==> flow/design.v <==
`timescale 1ns / 1ps
module main(
    input clk,rst,start,
    input [3:0]ip,
    output reg [59:0]ans,
    output reg finish
    );
    parameter [6:0]addr_max=100;
    reg [59:0]max,adder;
    reg [3:0]bram[addr_max-1:0];
    reg [6:0]addr,index,index_max;
    reg [3:0]state;
    always @(posedge clk)
    begin
        if(rst)
        begin
            addr<=0;ans<=0;max<=0;
            index<=0;index_max<=addr_max-12;
            state<=0;
            finish<=1;
        end
        else 
        begin
            case(state)
            0:
            begin
                addr<=0;ans<=adder;max<=0;
                index<=0;index_max<=addr_max-12;
                if(start)
                begin
                    finish<=0;
                    state<=1;
                end
                else finish<=1;
            end
            1:
            begin
                if(addr>=addr_max)
                begin
                    state<=2;
                    addr<=0;
                end
                else 
                begin
                    bram[addr]<=ip;
                    addr<=addr+1;
                end
            end
            2:
            begin
                if(addr<=index_max) 
                begin
                    if(bram[addr]>max[3:0])
                    begin
                        index<=addr;    
                        max[3:0]<=bram[addr];
                    end
                    addr<=addr+1;
                end
                else
                begin
                    addr<=index+1;
                    if(index_max>=99)state<=0;
                    else 
                    begin
                        index_max<=index_max+1;       
                        max<=max<<4;
                    end
                end
            end
            endcase        
        end   
    end
    reg [15:0]c;
    wire [15:0]cin={c[15:1],1'b0};
    genvar i;
    generate 
        for(i=1;i<16;i=i+1)
        begin:bcd_adder
            always @(*)
            begin
                if(rst) 
                begin
                    adder[4*i-1:4*(i-1)]=0;
                    c[i]=0;
                end
                else if(cin[i-1]+max[4*i-1:4*(i-1)]+ans[4*i-1:4*(i-1)]>9)
                begin
                    adder[4*i-1:4*(i-1)]=cin[i-1]+ans[4*i-1:4*(i-1)]+max[4*i-1:4*(i-1)]-10;
                    c[i]=1;
                end
                else
                begin
                    adder[4*i-1:4*(i-1)]=cin[i-1]+ans[4*i-1:4*(i-1)]+max[4*i-1:4*(i-1)];
                    c[i]=0;
                end
            end
        end
    endgenerate
endmodule
Ticket comment

**Tool chain data of main**

Module main before and after one edit of its RTL, step after step.
"original" refers to lines of the RTL above, "edited" to lines of the edited file.
"change" is "edited" less "original", of the values as shown.
Library cell names are shortened.
Not given: n/a

- Top module: main
- Clock port: clk
- Cell library: sky130hd
- Library corner: tt_025C_1v80

**Diff**

The edit as a unified diff against the file above.
The edited RTL no longer does the same as the RTL above: the edit was made by script, with no optimisation intended.

```diff
@@ -6,5 +6,5 @@
     output reg finish
     );
-    parameter [6:0]addr_max=100;
+    parameter [6:0]addr_max=200;
     reg [59:0]max,adder;
     reg [3:0]bram[addr_max-1:0];
```

**After elaboration**

Source: Yosys, flattened and elaborated, memories not mapped. Widths are those after wreduce. Print and check cells do not count.
Memory sizes are those after Yosys's memory passes, which may raise the word count (mostly to a power of two), join words into wider ones and drop unused or constant bits.

Storage and ports:

| what | original | edited | change |
|---|---|---|---|
| register bits | 146 | 146 | 0 |
| bits in writable memories | 400 | 288 | -112 |
| word width x clocked read ports | 4 | 4 | 0 |
| memories | 1 | 1 | 0 |
| input bits | 7 | 7 | 0 |
| word-level cells | 227 | 227 | 0 |

Cells by class:

| what | original | edited | change |
|---|---|---|---|
| $add $sub $neg | 105 | 105 | 0 |
| order comparisons | 19 | 19 | 0 |
| equal/unequal tests | 11 | 11 | 0 |
| muxes and demuxes | 76 | 76 | 0 |
| reduce/logical cells | 7 | 7 | 0 |

Memory list:

| what | original | edited |
|---|---|---|
| words x width with read and write ports | bram 100 x 4 bit 1R1W | bram 72 x 4 bit 1R1W |

Unchanged operator kinds not shown: 30.

**Depth**

Yosys ltp: most cells in a row. Word level: on the elaborated netlist, between registers, memories and ports. Mapped: between sequential cells and ports; inverters and the memories' decode and read muxes count.

Depth:

| what | original | edited | change |
|---|---|---|---|
| depth after elaboration | 73 | 73 | 0 |
| ABC_AREA | 0 | 0 | n/a |
| mapped depth | 120 | 120 | 0 |
| mapped depth without buffers | 120 | 120 | 0 |

**After synthesis**

The flow's flattened synthesis, as Yosys stat reports it; memories are mapped. The netlist is that of the ABC_AREA named above (0 if unset); the other value can give another one.

Synthesis totals:

| what | original | edited | change |
|---|---|---|---|
| cells in the netlist | 2007 | 1834 | -173 |
| mapped area (µm²) | 25957.4 | 21714.6 | -4242.8 |
| sequential part of the area (µm²) | 15054.4 | 11691.2 | -3363.2 |
| mapped flip-flops | 552 | 440 | -112 |

Cells by type:

| cell type | original | edited | change |
|---|---|---|---|
| edfxtp_1 | 400 | 288 | -112 |
| mux4_2 | 98 | 61 | -37 |
| nor2_1 | 209 | 175 | -34 |
| nand2_1 | 143 | 174 | +31 |
| a22oi_1 | 37 | 8 | -29 |
| mux2i_1 | 33 | 51 | +18 |
| o31ai_2 | 0 | 13 | +13 |
| o31ai_1 | 16 | 5 | -11 |
| nand3_1 | 93 | 103 | +10 |
| o211ai_1 | 7 | 0 | -7 |
| a21oi_1 | 103 | 97 | -6 |
| a211oi_1 | 44 | 38 | -6 |
| nor3_1 | 4 | 10 | +6 |
| clkbuf_1 | 51 | 46 | -5 |
| mux2_2 | 11 | 16 | +5 |
| buf_1 | 12 | 8 | -4 |
| o2111ai_1 | 4 | 0 | -4 |
| a32o_1 | 0 | 4 | +4 |

Unchanged cell types not shown: 13.
Not every row of either side is listed.

**Worst setup path after synthesis**

OpenSTA on the mapped netlist: ideal clock, no wires. The path of least setup slack (recovery checks aside). Input and output delay are each 20% of the period. Register names are those of the netlist, which keeps one name where synthesis merged equal registers.

Timing path post-synthesis:

| what | original | edited | change |
|---|---|---|---|
| path kind | input-to-reg | input-to-reg | n/a |
| from | input rst | input rst | n/a |
| to | register ans[58] | register ans[58] | n/a |
| clock period (ps) | 25000 | 25000 | 0 |
| external input delay (ps) | 5000 | 5000 | 0 |
| setup time (ps) | 133 | 133 | 0 |
| time at the first pin (ps) | 5000 | 5000 | 0 |
| arrival time (ps) | 26766 | 24644 | -2122 |
| required time (ps) | 24867 | 24867 | 0 |
| setup slack (ps) | -1900 | 222 | +2122 |
| path delay (ps) | 21899 | 19777 | -2122 |
| stages on the path | 103 | 102 | -1 |
| path buffers | 2 | 1 | -1 |
| synthesis period reached (ps) | 26900 | 24778 | -2122 |

"path delay" is the arrival time less input delay plus setup time.
"stages on the path": output pins that drive a net of the path, with the launching flip-flop's if there is one; two outputs of one cell count as two.
"synthesis period reached" is the clock period less the worst setup slack; recovery checks do not enter. This is arithmetic on one report: input and output delays are still those of the set period (20% each).
Between the ends stands the longest chain of elaborated cells between them, by number of cells; it is not shown to be the way that was timed. Of several equally long chains one is given.
A line is the first line of the expression or statement that the cell stems from. Yosys adds cells for indexed reads and writes and turns some case tables into memories.

On the way, post-synthesis, original:
- Cell sequence: clkbuf_1 inv_1 clkbuf_1 nand2_1 fa_1 inv_1 fa_1 xor2_1 nor2_1 o31ai_1 nand2_1 fa_1 inv_1 fa_1 xor2_1 nor2_1 o31ai_1 nand2_1 [... 67 more ...] nor2_1 o31ai_1 nand2_1 fa_1 inv_1 fa_1 xor2_1 nor2_1 o31ai_1 nand2_1 fa_1 inv_1 fa_1 xor2_1 nor2_1 o31ai_1 mux2i_1 o22ai_1
- Length of the longest elaborated chain: 70
- Elaborated cells between the ends (all ways): 75
- Those cells by class: add/sub (33); compare (14); mux (28)

Ends and longest elaborated chain, post-synthesis, original:

| what | line | text |
|---|---|---|
| start, declared | 3 | `input clk,rst,start,` |
| 1-bit two-way mux | 82 | `if(rst)` |
| 1-bit by 4-bit adder with 5-bit output | 87 | `else if(cin[i-1]+max[4*i-1:4*(i-1)]+ans[4*i-1:4*(i-1)]>9)` |
| 5-bit by 4-bit adder with 6-bit output | 87 |  |
| 6-bit by 4-bit greater-than comparator with 1-bit output | 87 |  |
| 1-bit two-way mux | 87 |  |
| 1-bit two-way mux | 82 |  |
| 1-bit by 4-bit adder with 5-bit output | 87 |  |
| [... 56 more ...] | n/a |  |
| 6-bit by 4-bit greater-than comparator with 1-bit output | 87 |  |
| 1-bit two-way mux | 87 |  |
| 1-bit two-way mux | 82 |  |
| 1-bit by 4-bit adder with 4-bit output | 89 | `adder[4*i-1:4*(i-1)]=cin[i-1]+ans[4*i-1:4*(i-1)]+max[4*i-1:4*(i-1)]-10;` |
| 4-bit adder | 89 |  |
| 4-bit subtractor | 89 |  |
| 4-bit two-way mux | 87 |  |
| end, assigned | 17 | `addr<=0;ans<=0;max<=0;` |
| end, assigned | 27 | `addr<=0;ans<=adder;max<=0;` |
| end, declared | 5 | `output reg [59:0]ans,` |

On the way, post-synthesis, edited:
- Cell sequence: clkinv_1 clkbuf_1 nand2_1 fa_1 inv_1 fa_1 xor2_1 nor2_1 o31ai_2 nand2_1 fa_1 inv_1 fa_1 xor2_1 nor2_1 o31ai_2 nand2_1 fa_1 [... 66 more ...] nor2_1 o31ai_2 nand2_1 fa_1 inv_1 fa_1 xor2_1 nor2_1 o31ai_2 nand2_1 fa_1 inv_1 fa_1 xor2_1 nor2_1 o31ai_1 mux2i_1 o22ai_1
- Length of the longest elaborated chain: 70
- Elaborated cells between the ends (all ways): 75
- Those cells by class: add/sub (33); compare (14); mux (28)

Ends and longest elaborated chain, post-synthesis, edited:

| what | line | text |
|---|---|---|
| start, declared | 3 | `input clk,rst,start,` |
| 1-bit two-way mux | 82 | `if(rst)` |
| 1-bit by 4-bit adder with 5-bit output | 87 | `else if(cin[i-1]+max[4*i-1:4*(i-1)]+ans[4*i-1:4*(i-1)]>9)` |
| 5-bit by 4-bit adder with 6-bit output | 87 |  |
| 6-bit by 4-bit greater-than comparator with 1-bit output | 87 |  |
| 1-bit two-way mux | 87 |  |
| 1-bit two-way mux | 82 |  |
| 1-bit by 4-bit adder with 5-bit output | 87 |  |
| [... 56 more ...] | n/a |  |
| 6-bit by 4-bit greater-than comparator with 1-bit output | 87 |  |
| 1-bit two-way mux | 87 |  |
| 1-bit two-way mux | 82 |  |
| 1-bit by 4-bit adder with 4-bit output | 89 | `adder[4*i-1:4*(i-1)]=cin[i-1]+ans[4*i-1:4*(i-1)]+max[4*i-1:4*(i-1)]-10;` |
| 4-bit adder | 89 |  |
| 4-bit subtractor | 89 |  |
| 4-bit two-way mux | 87 |  |
| end, assigned | 17 | `addr<=0;ans<=0;max<=0;` |
| end, assigned | 27 | `addr<=0;ans<=adder;max<=0;` |
| end, declared | 5 | `output reg [59:0]ans,` |

**Path in the finished layout**

Path of least setup slack in the final report of each run of set A (OpenROAD, finished layout, wires in). Where an end is a register, its clock arrival counts in the times.
The report prints the path's times to 10 ps; the period is as set.

Timing path after layout:

| what | original | edited | change |
|---|---|---|---|
| path kind | input-to-reg | input-to-reg | n/a |
| from | input rst | input rst | n/a |
| to | register ans[58] | register ans[58] | n/a |
| clock period (ps) | 24200 | 24200 | 0 |
| external input delay (ps) | 4840 | 4840 | 0 |
| setup time (ps) | 160 | 140 | -20 |
| time at the first pin (ps) | 4840 | 4840 | 0 |
| arrival time (ps) | 23520 | 23520 | 0 |
| required time (ps) | 24680 | 24660 | -20 |
| setup slack (ps) | 1160 | 1140 | -20 |
| stages on the path | 100 | 101 | +1 |
| path buffers | 1 | 1 | 0 |

Between the ends stands the longest chain of elaborated cells between them, by number of cells; it is not shown to be the way that was timed. Of several equally long chains one is given.

On the way, after layout, original:
- Cell sequence: buf_4 inv_1 nand2_1 fa_2 inv_2 fa_2 xor2_2 nor2_1 o31ai_4 nand2_1 fa_1 inv_1 fa_2 xor2_1 nor2_1 o31ai_4 nand2_1 fa_2 [... 64 more ...] nor2_1 o31ai_4 nand2_1 fa_2 inv_1 fa_2 xor2_2 nor2_1 o31ai_4 nand2_1 fa_1 inv_1 fa_2 xor2_1 nor2_1 o31ai_4 mux2i_1 o22ai_1
- Length of the longest elaborated chain: 70
- Elaborated cells between the ends (all ways): 75
- Those cells by class: add/sub (33); compare (14); mux (28)

Ends and longest elaborated chain, after layout, original:

| what | line | text |
|---|---|---|
| start, declared | 3 | `input clk,rst,start,` |
| 1-bit two-way mux | 82 | `if(rst)` |
| 1-bit by 4-bit adder with 5-bit output | 87 | `else if(cin[i-1]+max[4*i-1:4*(i-1)]+ans[4*i-1:4*(i-1)]>9)` |
| 5-bit by 4-bit adder with 6-bit output | 87 |  |
| 6-bit by 4-bit greater-than comparator with 1-bit output | 87 |  |
| 1-bit two-way mux | 87 |  |
| 1-bit two-way mux | 82 |  |
| 1-bit by 4-bit adder with 5-bit output | 87 |  |
| [... 56 more ...] | n/a |  |
| 6-bit by 4-bit greater-than comparator with 1-bit output | 87 |  |
| 1-bit two-way mux | 87 |  |
| 1-bit two-way mux | 82 |  |
| 1-bit by 4-bit adder with 4-bit output | 89 | `adder[4*i-1:4*(i-1)]=cin[i-1]+ans[4*i-1:4*(i-1)]+max[4*i-1:4*(i-1)]-10;` |
| 4-bit adder | 89 |  |
| 4-bit subtractor | 89 |  |
| 4-bit two-way mux | 87 |  |
| end, assigned | 17 | `addr<=0;ans<=0;max<=0;` |
| end, assigned | 27 | `addr<=0;ans<=adder;max<=0;` |
| end, declared | 5 | `output reg [59:0]ans,` |

On the way, after layout, edited:
- Cell sequence: buf_4 clkinv_1 nand2_1 fa_2 inv_1 fa_2 xor2_2 nor2_1 o31ai_2 nand2_1 fa_2 inv_1 fa_2 xor2_2 nor2_1 o31ai_2 nand2_1 fa_2 [... 65 more ...] nor2_1 o31ai_2 nand2_1 fa_1 inv_1 fa_1 xor2_1 nor2_1 o31ai_4 nand2_1 fa_2 inv_1 fa_2 xor2_1 nor2_1 o31ai_4 mux2i_1 o22ai_1
- Length of the longest elaborated chain: 70
- Elaborated cells between the ends (all ways): 75
- Those cells by class: add/sub (33); compare (14); mux (28)

Ends and longest elaborated chain, after layout, edited:

| what | line | text |
|---|---|---|
| start, declared | 3 | `input clk,rst,start,` |
| 1-bit two-way mux | 82 | `if(rst)` |
| 1-bit by 4-bit adder with 5-bit output | 87 | `else if(cin[i-1]+max[4*i-1:4*(i-1)]+ans[4*i-1:4*(i-1)]>9)` |
| 5-bit by 4-bit adder with 6-bit output | 87 |  |
| 6-bit by 4-bit greater-than comparator with 1-bit output | 87 |  |
| 1-bit two-way mux | 87 |  |
| 1-bit two-way mux | 82 |  |
| 1-bit by 4-bit adder with 5-bit output | 87 |  |
| [... 56 more ...] | n/a |  |
| 6-bit by 4-bit greater-than comparator with 1-bit output | 87 |  |
| 1-bit two-way mux | 87 |  |
| 1-bit two-way mux | 82 |  |
| 1-bit by 4-bit adder with 4-bit output | 89 | `adder[4*i-1:4*(i-1)]=cin[i-1]+ans[4*i-1:4*(i-1)]+max[4*i-1:4*(i-1)]-10;` |
| 4-bit adder | 89 |  |
| 4-bit subtractor | 89 |  |
| 4-bit two-way mux | 87 |  |
| end, assigned | 17 | `addr<=0;ans<=0;max<=0;` |
| end, assigned | 27 | `addr<=0;ans<=adder;max<=0;` |
| end, declared | 5 | `output reg [59:0]ans,` |

**Flow runs**

Runs of the flow (Yosys, OpenROAD) on both versions; the two runs of a pair have the same settings. The constraints put input and output delay at 20% of the set period each and load the outputs with 0.01 pF.

Flow settings, set A:
- CORE_UTILIZATION: 40
- period_ns: 24.2
- CAP_MARGIN: 20
- CORE_MARGIN: 2
- SLEW_MARGIN: 20

Results, set A:

| what | original | edited | change |
|---|---|---|---|
| post-synthesis cell area (µm²) | 25957.4 | 21714.6 | -4242.8 |
| area of the die (µm²) | 66946.4 | 56166.6 | -10779.8 |
| standard-cell area of the final layout (µm²) | 29733.5 | 24999.0 | -4734.5 |
| utilization of the finished layout | 0.462 | 0.465 | +0.003 |
| worst slack on setup checks (ps) | 1160 | 1143 | -17 |
| summed negative setup slack (ps) | 0 | 0 | 0 |
| worst-case hold slack (ps) | 455 | 472 | +17 |
| total power after layout (µW) | 2066 | 1709 | -357 |
| period achieved (ps) | 23040 | 23057 | +17 |

"period achieved" = clock period - worst setup slack. The figure is calculated, with input and output delays left at 20% of the set period.
"total power after layout" is the tool's figure for a default switching activity; nothing was simulated.
